==> flow/design.v <==
module cpu_design (reset, clock, write_read, M_address, M_data_in, M_data_out,overflow,status);
input reset,clock;
input[7:0] M_data_in;
output reg write_read,overflow;
output reg [7:0] M_data_out;
output reg[11:0] M_address;
reg[15:0] IR;
reg[7:0] MDR;
reg[11:0] MAR,PC;
reg [7:0]R0;
reg [7:0]R1;
reg [7:0]R2;
reg [7:0]R3;
reg [7:0]A;
reg [8:0]F;
output reg[2:0] status;
parameter idle=4'b0000, load=4'b0001, move=4'b0010, add=4'b0011, sub=4'b0100, AND=4'b0101;
parameter OR=4'b0110, XOR=4'b0111, shrp=4'b1000, shlp=4'b1001, swap=4'b1010, jmp=4'b1011;
parameter jz=4'b1100, read=4'b1101, write=4'b1110, stop=4'b1111; 
always@(*)  
begin
	if((reset==1)&&(status==3)&&(IR[15:12]==write)) 
		write_read=1'b1; 
	else
		write_read=1'b0; 
	M_address=MAR;
	M_data_out=MDR;
	overflow=F[8]^F[7];
 end
always @(negedge clock or negedge reset) 
begin
	if(reset==1'b0)
	begin
		MAR<=12'b000000000000;
		status<=3'b000; 
	end
	else  
		case (status)
			3'b000: begin
						status<=3'b001;
						MAR<=PC;
						case(IR[9:8])
							2'b00: A<=R0;
							2'b01: A<=R1;
							2'b10: A<=R2;
							2'b11: A<=R3;
						endcase
					end
			3'b001: begin
						if(IR[15:12]==stop)status<=1;
						else if (IR[15:12]==swap|| (IR[15:12]==jmp)|| IR[15:12]==jz || IR[15:12]==read || IR[15:12]==write) 
							status<=3'b010;
						else
							status<=3'b000;
					end
			3'b010:begin 
						if(IR[15:12]==swap)
							status <= 3'b000;
						else if ((IR[15:12]==jmp)||(IR[15:12]==read)||(IR[15:12]==write))
						begin
							MAR <= IR[11:0];
							status <= 3'b011;
						end
						else if((IR[15:12]==jz)&& (R0[7:0] == 8'b0000_0000)) 
						begin
							MAR <= IR[11:0];
							status <= 3'b011;
						end
						else
						begin
							MAR <= PC;
							status <= 3'b011;
						end
					end
			3'b011:begin
						if((IR[15:12]==write) || (IR[15:12]==read))
						begin
							MAR<=PC;
							status<=3'b100;
						end
						else
							status<=3'b000;
					 end
			3'b100:begin
						status<=3'b000;
					 end
			default:status<=3'b000;
		endcase
end
always@(posedge clock or negedge reset) 
begin
	if(reset==1'b0) 
	begin
		IR<=16'h0000;
		PC<=12'b000000000000;
		MDR<=8'b00000000;
		R0<=8'b00000000;
		R1<=8'b00000000;
		R2<=8'b00000000;
		F=9'b000000000;
		R3<=8'b00000000; 
	end
	else
	begin
		case (status)
			3'b000: begin
						IR[15:8]<=M_data_in;
						IR[7:0]<=8'b00000000; 
						PC<=PC+12'b000000000001; 
					end  
			3'b001: begin  
						case(IR[15:12]) 
							load: R0<={4'b0000,IR[11:8]}; 
							swap:begin
									case(IR[11:10])
										2'b00:begin
													case(IR[9:8])
														2'b00:R0<=R0;
														2'b01:R1<=R0;
														2'b10:R2<=R0;
														2'b11:R3<=R0;
													endcase
												end
										2'b01:begin
													case(IR[9:8])
														2'b00:R0<=R1;
														2'b01:R1<=R1;
														2'b10:R2<=R1;
														2'b11:R3<=R1;
													endcase
												end
										2'b10:begin
													case(IR[9:8])
														2'b00:R0<=R2;
														2'b01:R1<=R2;
														2'b10:R2<=R2;
														2'b11:R3<=R2;
													endcase
												end
										2'b11:begin
													case(IR[9:8])
														2'b00:R0<=R3;
														2'b01:R1<=R3;
														2'b10:R2<=R3;
														2'b11:R3<=R3;
													endcase
												end
									endcase
								  end
							shlp:begin 
									case(IR[11:10]) 
										2'b00:R0<=R0<<1;
										2'b01:R1<=R1<<1;
										2'b10:R2<=R2<<1;
										2'b11:R3<=R3<<1;
									endcase
								  end
							shrp:begin
									case(IR[11:10]) 
										2'b00:R0<=R0>>1;
										2'b01:R1<=R1>>1;
										2'b10:R2<=R2>>1;
										2'b11:R3<=R3>>1;
									endcase
								  end
							add:begin
									case(IR[11:10])
										2'b00:begin
													F=A+R0;
													R0<=F[7:0];
												end
										2'b01:begin
													F=A+R1;
													R1<=F[7:0];
												end
										2'b10:begin
													F=A+R2;
													R2<=F[7:0];
												end
										2'b11:begin
													F=A+R3;
													R3<=F[7:0];
												end
									endcase
								 end
							sub:begin
									case(IR[11:10])
										2'b00:begin
													F=R0-A;
													R0<=F[7:0];
												end
										2'b01:begin
													F=R1-A;
													R1<=F[7:0];
												end
										2'b10:begin
													F=R2-A;
													R2<=F[7:0];
												end
										2'b11:begin
													F=R3-A;
													R3<=F[7:0];
												end
									endcase
								 end
							move:begin
										case(IR[11:10])
											2'b00:R0<=A;
											2'b01:R1<=A;
											2'b10:R2<=A;
											2'b11:R3<=A;
										endcase
								  end
							AND:begin
									case(IR[11:10])
										2'b00:R0=R0 & A;
										2'b01:R1=R1 & A;
										2'b10:R2=R2 & A;
										2'b11:R3=R3 & A;
									endcase
								 end
							OR:begin
									case(IR[11:10])
										2'b00:R0=R0 | A;
										2'b01:R1=R1 | A;
										2'b10:R2=R2 | A;
										2'b11:R3=R3 | A;
									endcase
								end
							XOR:begin
									case(IR[11:10])
										2'b00:R0=R0 ^ A;
										2'b01:R1=R1 ^ A;
										2'b10:R2=R2 ^ A;
										2'b11:R3=R3 ^ A;
									endcase
								 end
							default:;
						endcase
					end 
			3'b010:begin
						case(IR[15:12])
							swap:begin
									case(IR[11:10])
										2'b00:R0<=A;
										2'b01:R1<=A;
										2'b10:R2<=A;
										2'b11:R3<=A;
									endcase
								  end
							read:begin
									IR[7:0]<=M_data_in;
									PC<=PC+12'b000000000001;
								  end
							write:begin
										IR[7:0]<=M_data_in;
										PC<=PC+12'b000000000001;
										MDR<=R0;
									end
							jmp:begin
									IR[7:0]<=M_data_in;
									PC<=PC+12'b000000000001;
								 end
							jz:begin
									IR[7:0]<=M_data_in;
									PC<=PC+12'b000000000001;
								end
						endcase
					 end
			3'b011:begin
						case(IR[15:12])
							jmp:begin
										PC<=IR[11:0];
									end
							jz:begin
									if(R0==8'b00000000)
										PC<=IR[11:0];
								end
							read:begin
									R0<=M_data_in;
								end
							default:;
						endcase
					 end
			3'b100:begin
					 end
			default:; 
		endcase
	end
end 
endmodule
Hand-over note for cpu_design

======== Reports on cpu_design ========
Module cpu_design before and after one edit of its RTL, step after step.
Lines under "unedited" count in the file above, lines under "edited" in the edited file.
"change" is "edited" less "unedited", of the values as shown.
Library cell names are shortened.
A cell with -- has no value.
design
  design top .............................. cpu_design
  clock port .............................. clock
  library ................................. sky130hd
  corner .................................. tt_025C_1v80

======== The edit ========
Unified diff, file above to edited file.
A script made this edit. It changes what the design does and was not meant as an optimisation.
begin of diff
@@ -10,5 +10,5 @@
 reg [7:0]R0;
 reg [7:0]R1;
-reg [7:0]R2;
+reg [6:0]R2;
 reg [7:0]R3;
 reg [7:0]A;
end of diff

======== Word-level counts ========
Source: Yosys, flattened and elaborated, memories not mapped. Widths are those after wreduce. Registers that Yosys merges into a memory's read port (data or address) are not register bits. Print and check cells do not count. Equal cells are merged and count once.
word-level totals
  item                             unedited  edited  change
  bits of input ports              10        10      0
  register bits after elaboration  100       99      -1
  output and inout port bits       25        25      0
  cells after elaboration          227       227     0
operators by class
  item                       unedited  edited  change
  bitwise operators          13        13      0
  equal/unequal tests        77        77      0
  muxes and demuxes          82        82      0
  add/subtract/negate cells  9         9       0
  reduce/logical cells       34        34      0
operators with widths
  kind                                                    unedited  edited  change
  2-to-1 mux 8 bit                                        50        38      -12
  2-to-1 mux 7 bit                                        0         12      +12
  parallel mux 8 bit (select 3 bit)                       5         4       -1
  adder 8 x 8 -> 9 bit                                    4         3       -1
  AND 8 bit                                               4         3       -1
  bitwise OR 8 bit                                        4         3       -1
  parallel mux 8 bit (select 2 bit)                       4         3       -1
  subtractor 8 x 8 -> 9 bit                               4         3       -1
  XOR 8 bit                                               4         3       -1
  parallel mux 8 bit (select 9 bit)                       3         2       -1
  adder 8 x 7 -> 9 bit                                    0         1       +1
  AND 7 bit                                               0         1       +1
  bitwise OR 7 bit                                        0         1       +1
  parallel mux 7 bit (select 2 bit)                       0         1       +1
  parallel mux 7 bit (select 3 bit)                       0         1       +1
  parallel mux 7 bit (select 9 bit)                       0         1       +1
  subtractor 7 x 8 -> 9 bit                               0         1       +1
  XOR 7 bit                                               0         1       +1
  inequality test 3 bit (second input constant)           30        30      0
  inequality test 4 x 3 -> 1 bit (second input constant)  12        12      0
  == test 4 bit (second input constant)                   8         8       0
  logical OR 1 bit                                        7         7       0
  2-to-1 mux 12 bit                                       6         6       0
  inequality test 2 bit (second input constant)           5         5       0
  == test 2 bit (second input constant)                   4         4       0
  == test 4 x 3 -> 1 bit (second input constant)          4         4       0
  inequality test 5 bit (second input constant)           4         4       0
  AND reduction 2 bit                                     4         4       0
Not every row of either side is listed.

======== Depth ========
Longest topological path by Yosys (ltp), each cell counted once; first at word level (registers and memories cut), then after technology mapping (sequential cells cut; the memories' decode and read muxes count).
depth
  item              unedited  edited  change
  word-level depth  8         8       0
  ABC_AREA          0         0       --
  mapped depth      11        11      0

======== Synthesis result ========
Source: synth_stat.txt of the flow (Yosys; design flattened, memories mapped). It holds for the ABC_AREA given above (unset counts as 0); a run with the other value may have another netlist.
mapped netlist
  item                                 unedited  edited   change
  flip-flop cells                      93        92       -1
  sequential part of the area (sq um)  2367.3    2342.2   -25.1
  buffers                              110       108      -2
  cell area after synthesis (sq um)    10887.9   10786.6  -101.3
  standard cells after synthesis       1375      1363     -12
cell types
  type       unedited  edited  change
  o21ai_0    90        108     +18
  nor3_1     28        10      -18
  a21oi_1    140       124     -16
  nand2_1    135       119     -16
  nor2_1     99        115     +16
  mux2i_1    62        48      -14
  clkbuf_1   58        47      -11
  a22oi_1    18        27      +9
  a2bb2oi_1  1         10      +9
  buf_2      35        43      +8
  a21o_1     13        5       -8
  o21bai_1   10        17      +7
  inv_1      73        79      +6
  nor2b_1    18        12      -6
  a31oi_1    17        11      -6
  a221oi_1   14        20      +6
  xor2_1     11        5       -6
  or4_1      7         1       -6
Not every row of either side is listed.

======== Measured runs ========
Runs of the flow (Yosys, OpenROAD) on both versions; the two runs of a pair have the same settings. The constraints put input and output delay at 20% of the set period each and load the outputs with 0.01 pF.
settings, set A
  CORE_UTILIZATION ........................ 40
  period_ns ............................... 8.0
  CAP_MARGIN .............................. 20
  CORE_MARGIN ............................. 2
  SLEW_MARGIN ............................. 20
final reports, set A
  item                                       unedited  edited   change
  full die area (sq um)                      28555.9   28296.3  -259.6
  worst hold slack in the final report (ns)  0.424     0.422    -0.002
  utilization after routing (%)              44.2      43.8     -0.4
  standard-cell area after routing (sq um)   11868.9   11718.7  -150.2
  summed negative setup slack (ns)           0.000     0.000    0.000
  netlist area reported by Yosys (sq um)     10887.9   10786.6  -101.3
  setup slack of the worst path (ns)         0.343     0.293    -0.050
settings, set B
  CELL_PAD_IN_SITES_GLOBAL_PLACEMENT ...... 3
  CORE_MARGIN ............................. 4
  CORE_UTILIZATION ........................ 35
  CTS_CLUSTER_DIAMETER .................... 170
  CTS_CLUSTER_SIZE ........................ 68
  MAX_ROUTING_LAYER ....................... met5
  MIN_ROUTING_LAYER ....................... met2
  PLACE_DENSITY ........................... 0.64
  TNS_END_PERCENT ......................... 35
  period_ns ............................... 6.92
  CAP_MARGIN .............................. 20
  SLEW_MARGIN ............................. 20
final reports, set B
  item                                       unedited  edited   change
  full die area (sq um)                      33994.1   33690.6  -303.5
  worst hold slack in the final report (ns)  0.424     0.420    -0.004
  utilization after routing (%)              39.6      39.1     -0.5
  standard-cell area after routing (sq um)   12132.9   11935.2  -197.7
  summed negative setup slack (ns)           0.000     0.000    0.000
  netlist area reported by Yosys (sq um)     10887.9   10786.6  -101.3
  setup slack of the worst path (ns)         0.224     0.233    +0.009

End of note.
